==> flow/design.v <==
module controller #(
    parameter [19:0] IDLE_CYCLES = 20'd351832    
)(
    input logic clk, 
    input logic rst, 
    output logic load_sreg, 
    output logic transmit_pixel, 
    output logic [5:0] pixel, 
    output logic [4:0] frame,
    output logic idle
);
    localparam TRANSMIT_FRAME       = 1'b0;
    localparam IDLE                 = 1'b1;
    localparam [2:0] READ_CH_VALS   = 3'b001;
    localparam [2:0] LOAD_SREG      = 3'b010;
    localparam [2:0] TRANSMIT_PIXEL = 3'b100;
    localparam [8:0] TRANSMIT_CYCLES    = 9'd360;        
    logic state;
    logic next_state;
    logic [2:0] transmit_phase;
    logic [2:0] next_transmit_phase;
    logic [5:0] pixel_counter;
    logic [4:0] frame_counter;
    logic [8:0] transmit_counter;
    logic [19:0] idle_counter;
    logic transmit_pixel_done;
    logic idle_done;
    assign transmit_pixel_done = (transmit_counter == TRANSMIT_CYCLES - 1);
    assign idle_done = (idle_counter == IDLE_CYCLES - 1);
    always_ff @(negedge clk) begin
        if (rst) begin
            state <= TRANSMIT_FRAME;
            transmit_phase <= READ_CH_VALS;
        end
        else begin
            state <= next_state;
            transmit_phase <= next_transmit_phase;
        end
    end
    always_comb begin
        next_state = 1'bx;
        unique case (state)
            TRANSMIT_FRAME:
                if ((pixel_counter == 6'd0) && (transmit_pixel_done))
                    next_state = IDLE;
                else
                    next_state = TRANSMIT_FRAME;
            IDLE:
                if (idle_done)
                    next_state = TRANSMIT_FRAME;
                else
                    next_state = IDLE;
        endcase
    end
    always_comb begin
        next_transmit_phase = READ_CH_VALS;
        if (state == TRANSMIT_FRAME) begin
            case (transmit_phase)
                READ_CH_VALS:
                    next_transmit_phase = LOAD_SREG;
                LOAD_SREG:
                    next_transmit_phase = TRANSMIT_PIXEL;
                TRANSMIT_PIXEL:
                    next_transmit_phase = transmit_pixel_done ? READ_CH_VALS : TRANSMIT_PIXEL;
            endcase
        end
    end
    always_ff @(negedge clk) begin
        if (rst) begin
            pixel_counter <= 6'd63;
        end
        else if ((state == TRANSMIT_FRAME) && transmit_pixel_done) begin
            pixel_counter <= pixel_counter - 1;
        end
    end
    always_ff @(negedge clk) begin
        if (rst) begin
            frame_counter <= 5'd0;
        end
        else if (idle_done) begin
            frame_counter <= frame_counter + 1;
        end
    end
    always_ff @(negedge clk) begin
        if (rst) begin
            transmit_counter <= 9'd0;
        end
        else if (transmit_phase == TRANSMIT_PIXEL) begin
            transmit_counter <= transmit_counter + 1;
        end
        else begin
            transmit_counter <= 9'd0;
        end
    end
    always_ff @(negedge clk) begin
        if (rst) begin
            idle_counter <= 20'd0;
        end
        else if (state == IDLE) begin
            idle_counter <= idle_counter + 1;
        end
        else begin
            idle_counter <= 20'd0;
        end
    end
    assign pixel = pixel_counter;
    assign frame = frame_counter;
    assign load_sreg = (transmit_phase == LOAD_SREG);
    assign transmit_pixel = (transmit_phase == TRANSMIT_PIXEL);
    assign idle = (state == IDLE);
endmodule
module ws2812b(
    input logic clk, 
    input logic rst, 
    input logic serial_in, 
    input logic transmit, 
    output logic ws2812b_out, 
    output logic shift
);
    localparam IDLE = 1'b0;
    localparam TRANSMITTING = 1'b1;
    localparam T0_CYCLE_COUNT = 4'd5;
    localparam T1_CYCLE_COUNT = 4'd10;
    localparam MAX_CYCLE_COUNT = 4'd15;
    logic state;
    logic [3:0] cycle_count;
    logic bit_being_sent;
    always_ff @(posedge clk) begin
        if (rst) begin
            state <= IDLE;
            cycle_count <= 4'd0;
            bit_being_sent <= 1'b0;
        end
        else unique case (state)
            IDLE:
                if (transmit == 1'b1) begin
                    state <= TRANSMITTING;
                    cycle_count <= 4'd0;
                    bit_being_sent <= serial_in;
                end
            TRANSMITTING:
                if (transmit == 1'b0) begin
                    state <= IDLE;
                end
                else if (cycle_count == MAX_CYCLE_COUNT - 1) begin
                    cycle_count <= 4'd0;
                    bit_being_sent <= serial_in;
                end
                else begin
                    cycle_count <= cycle_count + 1;
                end
        endcase
    end
    always_comb begin
        if (state == TRANSMITTING)
            if (bit_being_sent == 1'b0)
                ws2812b_out = (cycle_count < T0_CYCLE_COUNT);
            else
                ws2812b_out = (cycle_count < T1_CYCLE_COUNT);
        else
            ws2812b_out = 1'b0;
    end
    assign shift = (state == TRANSMITTING) && (cycle_count == 4'd0);
endmodule
module game_of_life (
    input logic clk,
    input logic update,
    input logic [63:0] current_bits,
    output logic [63:0] next_bits
);
    localparam num_rows = 8;
    localparam num_cols = 8;
    int idx;
    int neighbors;
    logic alive;
    int neighbor_row;
    int neighbor_col;
    int nidx;
    always_ff @(posedge clk) begin
        if (update) begin
            for (int row = 0; row < num_rows; row++) begin
                for (int col = 0; col < num_cols; col++) begin
                    idx = row * num_cols + col;
                    neighbors = 0;
                    for (int delta_row = -1; delta_row <= 1; delta_row++) begin
                        for (int delta_col = -1; delta_col <= 1; delta_col++) begin
                            if (!(delta_row == 0 && delta_col == 0)) begin
                                neighbor_row = (row + delta_row + num_rows) % num_rows;
                                neighbor_col = (col + delta_col + num_cols) % num_cols;
                                nidx = neighbor_row * num_cols + neighbor_col;
                                if (current_bits[nidx])
                                    neighbors = neighbors + 1;
                            end
                        end
                    end
                    alive = current_bits[idx];
                    if (alive) begin
                        if ((neighbors == 2) || (neighbors == 3))
                            next_bits[idx] <= 1'b1;
                        else
                            next_bits[idx] <= 1'b0;
                    end
                    else begin
                        if (neighbors == 3)
                            next_bits[idx] <= 1'b1;
                        else
                            next_bits[idx] <= 1'b0;
                    end
                end
            end
        end
    end
endmodule
module top(
    input logic clk,
    input logic rst,
    input logic [63:0] init_r,
    input logic [63:0] init_g,
    input logic [63:0] init_b,
    output logic _48b,
    output logic _45a
);
    logic [5:0] pixel;
    logic [4:0] frame;
    logic [10:0] address;
    logic [23:0] shift_reg;
    logic load_sreg;
    logic transmit_pixel;
    logic shift;
    logic ws2812b_out;
    logic ctrl_idle;
    localparam clock_rate = 12000000;
    assign address = { 5'd0, pixel };
    logic [7:0] frame_buffer_R [0:63];
    logic [7:0] frame_buffer_G [0:63];
    logic [7:0] frame_buffer_B [0:63];
    ws2812b u_ws (
        .clk                (clk),
        .rst                (rst),
        .serial_in          (shift_reg[23]),
        .transmit           (transmit_pixel),
        .ws2812b_out        (ws2812b_out),
        .shift              (shift)
    );
    controller #(
        .IDLE_CYCLES        (20'd1000)
    ) u_ctrl (
        .clk                (clk),
        .rst                (rst),
        .load_sreg          (load_sreg),
        .transmit_pixel     (transmit_pixel),
        .pixel              (pixel),
        .frame              (frame),
        .idle               (ctrl_idle)
    );
    localparam UPDATE_CYCLES = 30000;
    localparam logic [7:0] BRIGHTNESS = 8'h05;
    logic [63:0] frame_bits_R, frame_bits_G, frame_bits_B;
    logic [63:0] next_bits_R, next_bits_G, next_bits_B;
    logic auto_update_sig;
    always_comb begin
        for (int i = 0; i < 64; i++) begin
            frame_bits_R[i] = frame_buffer_R[i];
            frame_bits_G[i] = frame_buffer_G[i];
            frame_bits_B[i] = frame_buffer_B[i];
        end
    end
    game_of_life u_gol_R (
        .clk            (clk),
        .update         (auto_update_sig),
        .current_bits   (frame_bits_R),
        .next_bits      (next_bits_R)
    );
    game_of_life u_gol_G (
        .clk            (clk),
        .update         (auto_update_sig),
        .current_bits   (frame_bits_G),
        .next_bits      (next_bits_G)
    );
    game_of_life u_gol_B (
        .clk            (clk),
        .update         (auto_update_sig),
        .current_bits   (frame_bits_B),
        .next_bits      (next_bits_B)
    );
    logic [$clog2(clock_rate) - 1:0] copy_counter;
    logic update_pending;
    always_ff @(posedge clk) begin
        if (rst) begin
            copy_counter <= 0;
            auto_update_sig <= 1'b0;
            update_pending <= 1'b0;
            for (int i = 0; i < 64; i++) begin
                frame_buffer_R[i] <= init_r[i] ? BRIGHTNESS : 8'h00;
                frame_buffer_G[i] <= init_g[i] ? BRIGHTNESS : 8'h00;
                frame_buffer_B[i] <= init_b[i] ? BRIGHTNESS : 8'h00;
            end
        end
        else begin
            if (UPDATE_CYCLES != 0) begin
                if (copy_counter == UPDATE_CYCLES - 1) begin
                    copy_counter <= 0;
                    auto_update_sig <= 1'b1;
                    update_pending <= 1'b1;
                end else begin
                    copy_counter <= copy_counter + 1;
                    auto_update_sig <= 1'b0;
                end
            end else begin
                auto_update_sig <= 1'b0;
            end
            if (update_pending && ctrl_idle && !auto_update_sig) begin
                update_pending <= 1'b0;
                for (int i = 0; i < 64; i++) begin
                    frame_buffer_R[i] <= next_bits_R[i] ? BRIGHTNESS : 8'h00;
                    frame_buffer_G[i] <= next_bits_G[i] ? BRIGHTNESS : 8'h00;
                    frame_buffer_B[i] <= next_bits_B[i] ? BRIGHTNESS : 8'h00;
                end
            end
        end
    end
    always_ff @(posedge clk) begin
        if (rst) begin
            shift_reg <= 24'd0;
        end
        else if (load_sreg) begin
            shift_reg <= { frame_buffer_G[address], frame_buffer_R[address], frame_buffer_B[address] };
        end
        else if (shift) begin
            shift_reg <= { shift_reg[22:0], 1'b0 };
        end
    end
    assign _48b = ws2812b_out;
    assign _45a = ~ws2812b_out;
endmodule
==> reports on top <==
From RTL to reports: top
Tool output for the design above before and after an edit, in the order of the flow. "original" refers to lines of the RTL above, "edited" to lines of the edited file. "change": "edited" minus "original" as printed here. Operators carry their Yosys type and port widths (W data, S select, Z words). Cell names lack the library's common part. The mark -- stands for no value.

Top: top. Clock input: clk. Cell library: sky130hd. Library corner: tt_025C_1v80.

Diff
The edit as a unified diff against the file above. This change comes from a script, not from a designer. No optimisation was intended, and the edited design may behave differently.

```diff
@@ -266,10 +266,14 @@
         end
     end
+    wire [63:0] next_bits_R_0, next_bits_R_1;
     game_of_life u_gol_R (
         .clk            (clk),
         .update         (auto_update_sig),
         .current_bits   (frame_bits_R),
-        .next_bits      (next_bits_R)
-    );
+        .next_bits      (next_bits_R_0)
+    );
+    game_of_life u_gol_R_b (.clk(clk), .update(auto_update_sig), .current_bits(~frame_bits_R),
+        .next_bits(next_bits_R_1));
+    assign next_bits_R = next_bits_R_0 ^ next_bits_R_1;
     game_of_life u_gol_G (
         .clk            (clk),
```

Elaborated design
Source: Yosys, flattened and elaborated. Widths are those after wreduce. Registers that Yosys merges into a memory's read port (data or address) are not register bits. Print and check cells do not count.

Bit counts: flip-flop bits (word level) (original 1823, edited 1887, change +64); input bits (original 194, edited 194, change 0); output and inout port bits (original 2, edited 2, change 0); cells after elaboration (original 6754, edited 8638, change +1884).

Operators by class: add/sub/neg operators (original 1349, edited 1797, change +448); magnitude comparators (original 2, edited 2, change 0); equal/unequal tests (original 457, edited 585, change +128); mux-type cells (original 4526, edited 5767, change +1241); bitwise gates (word level) (original 4, edited 6, change +2); reductions and logical operators (original 209, edited 273, change +64).

Operator list: $mux W32 (original 2892, edited 3856, change +964); $add A32 B2 Y32 const B (original 1344, edited 1792, change +448); $eq A32 B3 Y1 const B (original 384, edited 512, change +128); $mux W1 (original 211, edited 281, change +70); $logic_or A1 B1 Y1 (original 192, edited 256, change +64); $mux W23 (original 9, edited 15, change +6); $mux W24 (original 13, edited 18, change +5); $mux W10 (original 11, edited 16, change +5); $mux W2 (original 11, edited 16, change +5); $mux W22 (original 9, edited 14, change +5); $mux W3 (original 397, edited 401, change +4); $mux W4 (original 15, edited 19, change +4); $mux W15 (original 12, edited 16, change +4); $mux W36 (original 12, edited 16, change +4); $mux W40 (original 12, edited 16, change +4); $mux W44 (original 12, edited 16, change +4); $mux W48 (original 12, edited 16, change +4); $mux W5 (original 12, edited 16, change +4); $mux W52 (original 12, edited 16, change +4); $mux W56 (original 12, edited 16, change +4); $mux W60 (original 12, edited 16, change +4); $mux W9 (original 12, edited 16, change +4); $mux W11 (original 11, edited 15, change +4); $mux W19 (original 9, edited 13, change +4); $mux W8 (original 396, edited 399, change +3); $mux W14 (original 12, edited 15, change +3); $mux W16 (original 12, edited 15, change +3); $mux W18 (original 12, edited 15, change +3).

Operator kinds equal on both sides are left out: 35. The list need not be complete.

Depth
Yosys ltp: most cells in a row. Word level: on the elaborated netlist, between registers, memories and ports. Mapped: between sequential cells and ports; inverters and the memories' decode and read muxes count.

Depth: word-level depth (original 187, edited 189, change +2); ABC_AREA (original 0, edited 0); gate-level depth with buffers (original 26, edited 28, change +2); gate-level depth less buffers (original 24, edited 24, change 0).

After synthesis
Source: synth_stat.txt of the flow (Yosys; design flattened, memories mapped). It holds for the ABC_AREA given above (unset counts as 0); a run with the other value may have another netlist.

Cell types: ha_1 (original 1352, edited 1800, change +448); xnor2_1 (original 1256, edited 1585, change +329); inv_1 (original 497, edited 783, change +286); nand2_1 (original 1613, edited 1887, change +274); nor2b_1 (original 149, edited 415, change +266); nor2_1 (original 788, edited 1031, change +243); nand2b_1 (original 206, edited 405, change +199); a31oi_1 (original 150, edited 282, change +132); o21ai_0 (original 284, edited 414, change +130); a21oi_1 (original 272, edited 396, change +124); buf_2 (original 67, edited 153, change +86); xnor3_1 (original 162, edited 243, change +81); clkbuf_1 (original 455, edited 535, change +80); xor3_1 (original 138, edited 215, change +77); buf_1 (original 183, edited 250, change +67); nor3_1 (original 164, edited 229, change +65); edfxtp_1 (original 384, edited 448, change +64); nand3b_1 (original 30, edited 94, change +64).

Cell types equal on both sides are left out: 7. The list need not be complete.

Mapped netlist: standard cells after synthesis (original 12720, edited 16602, change +3882); mapped area (mm^2) (original 0.1039272, edited 0.1345641, change +0.0306369); area of sequential cells (mm^2) (original 0.0134329, edited 0.0153547, change +0.0019218); flip-flop cells (original 479, edited 543, change +64).

The figures by module come from a second, unflattened synthesis with its own total; it is not the netlist above.

Unflattened totals: cell total of the unflattened synthesis (original 12985, edited 17101, change +4116); area total of the unflattened synthesis (mm^2) (original 0.1030563, edited 0.1331439, change +0.0300876).

Rows give one instance, submodules left out.

By module, original: game_of_life (times used 3, cells 3922, area 0.0294583 mm^2); top (times used 1, cells 958, area 0.0123543 mm^2); controller #(IDLE_CYCLES=1000) (times used 1, cells 219, area 0.0019857 mm^2); ws2812b (times used 1, cells 42, area 0.0003416 mm^2).

By module, edited: game_of_life (times used 4, cells 3922, area 0.0294583 mm^2); top (times used 1, cells 1152, area 0.0129837 mm^2); controller #(IDLE_CYCLES=1000) (times used 1, cells 219, area 0.0019857 mm^2); ws2812b (times used 1, cells 42, area 0.0003416 mm^2).

Layout results
Both versions went through the flow (Yosys, OpenROAD) with the same settings in each pair. Constraints: input delay and output delay 20% of the set period each, output load 0.01 pF.

Flow settings, set A:
Under CORE_UTILIZATION stands 40. For period_ns the number is 8.63. For CAP_MARGIN the number is 20. Under CORE_MARGIN stands 2. The figure for SLEW_MARGIN is 20.

Results, set A: synthesized cell area (mm^2) (original 0.1039272, edited 0.1345641, change +0.0306369); overall die area (mm^2) (original 0.263913, edited 0.341068, change +0.077155); area of the standard cells in the finished layout (mm^2) (original 0.111912, edited 0.143827, change +0.031915); final design utilization (original 0.432, edited 0.43, change -0.002); setup slack of the critical path (ns) (original 1.149, edited 1.076, change -0.073); total negative slack on setup checks (ns) (original 0.000, edited 0.000, change 0.000); worst-case hold slack (ns) (original 0.426, edited 0.407, change -0.019); power (mW) (original 19.220, edited 25.280, change +6.060).

"power" rests on the timing tool's default activity at the inputs, not on a simulated workload.
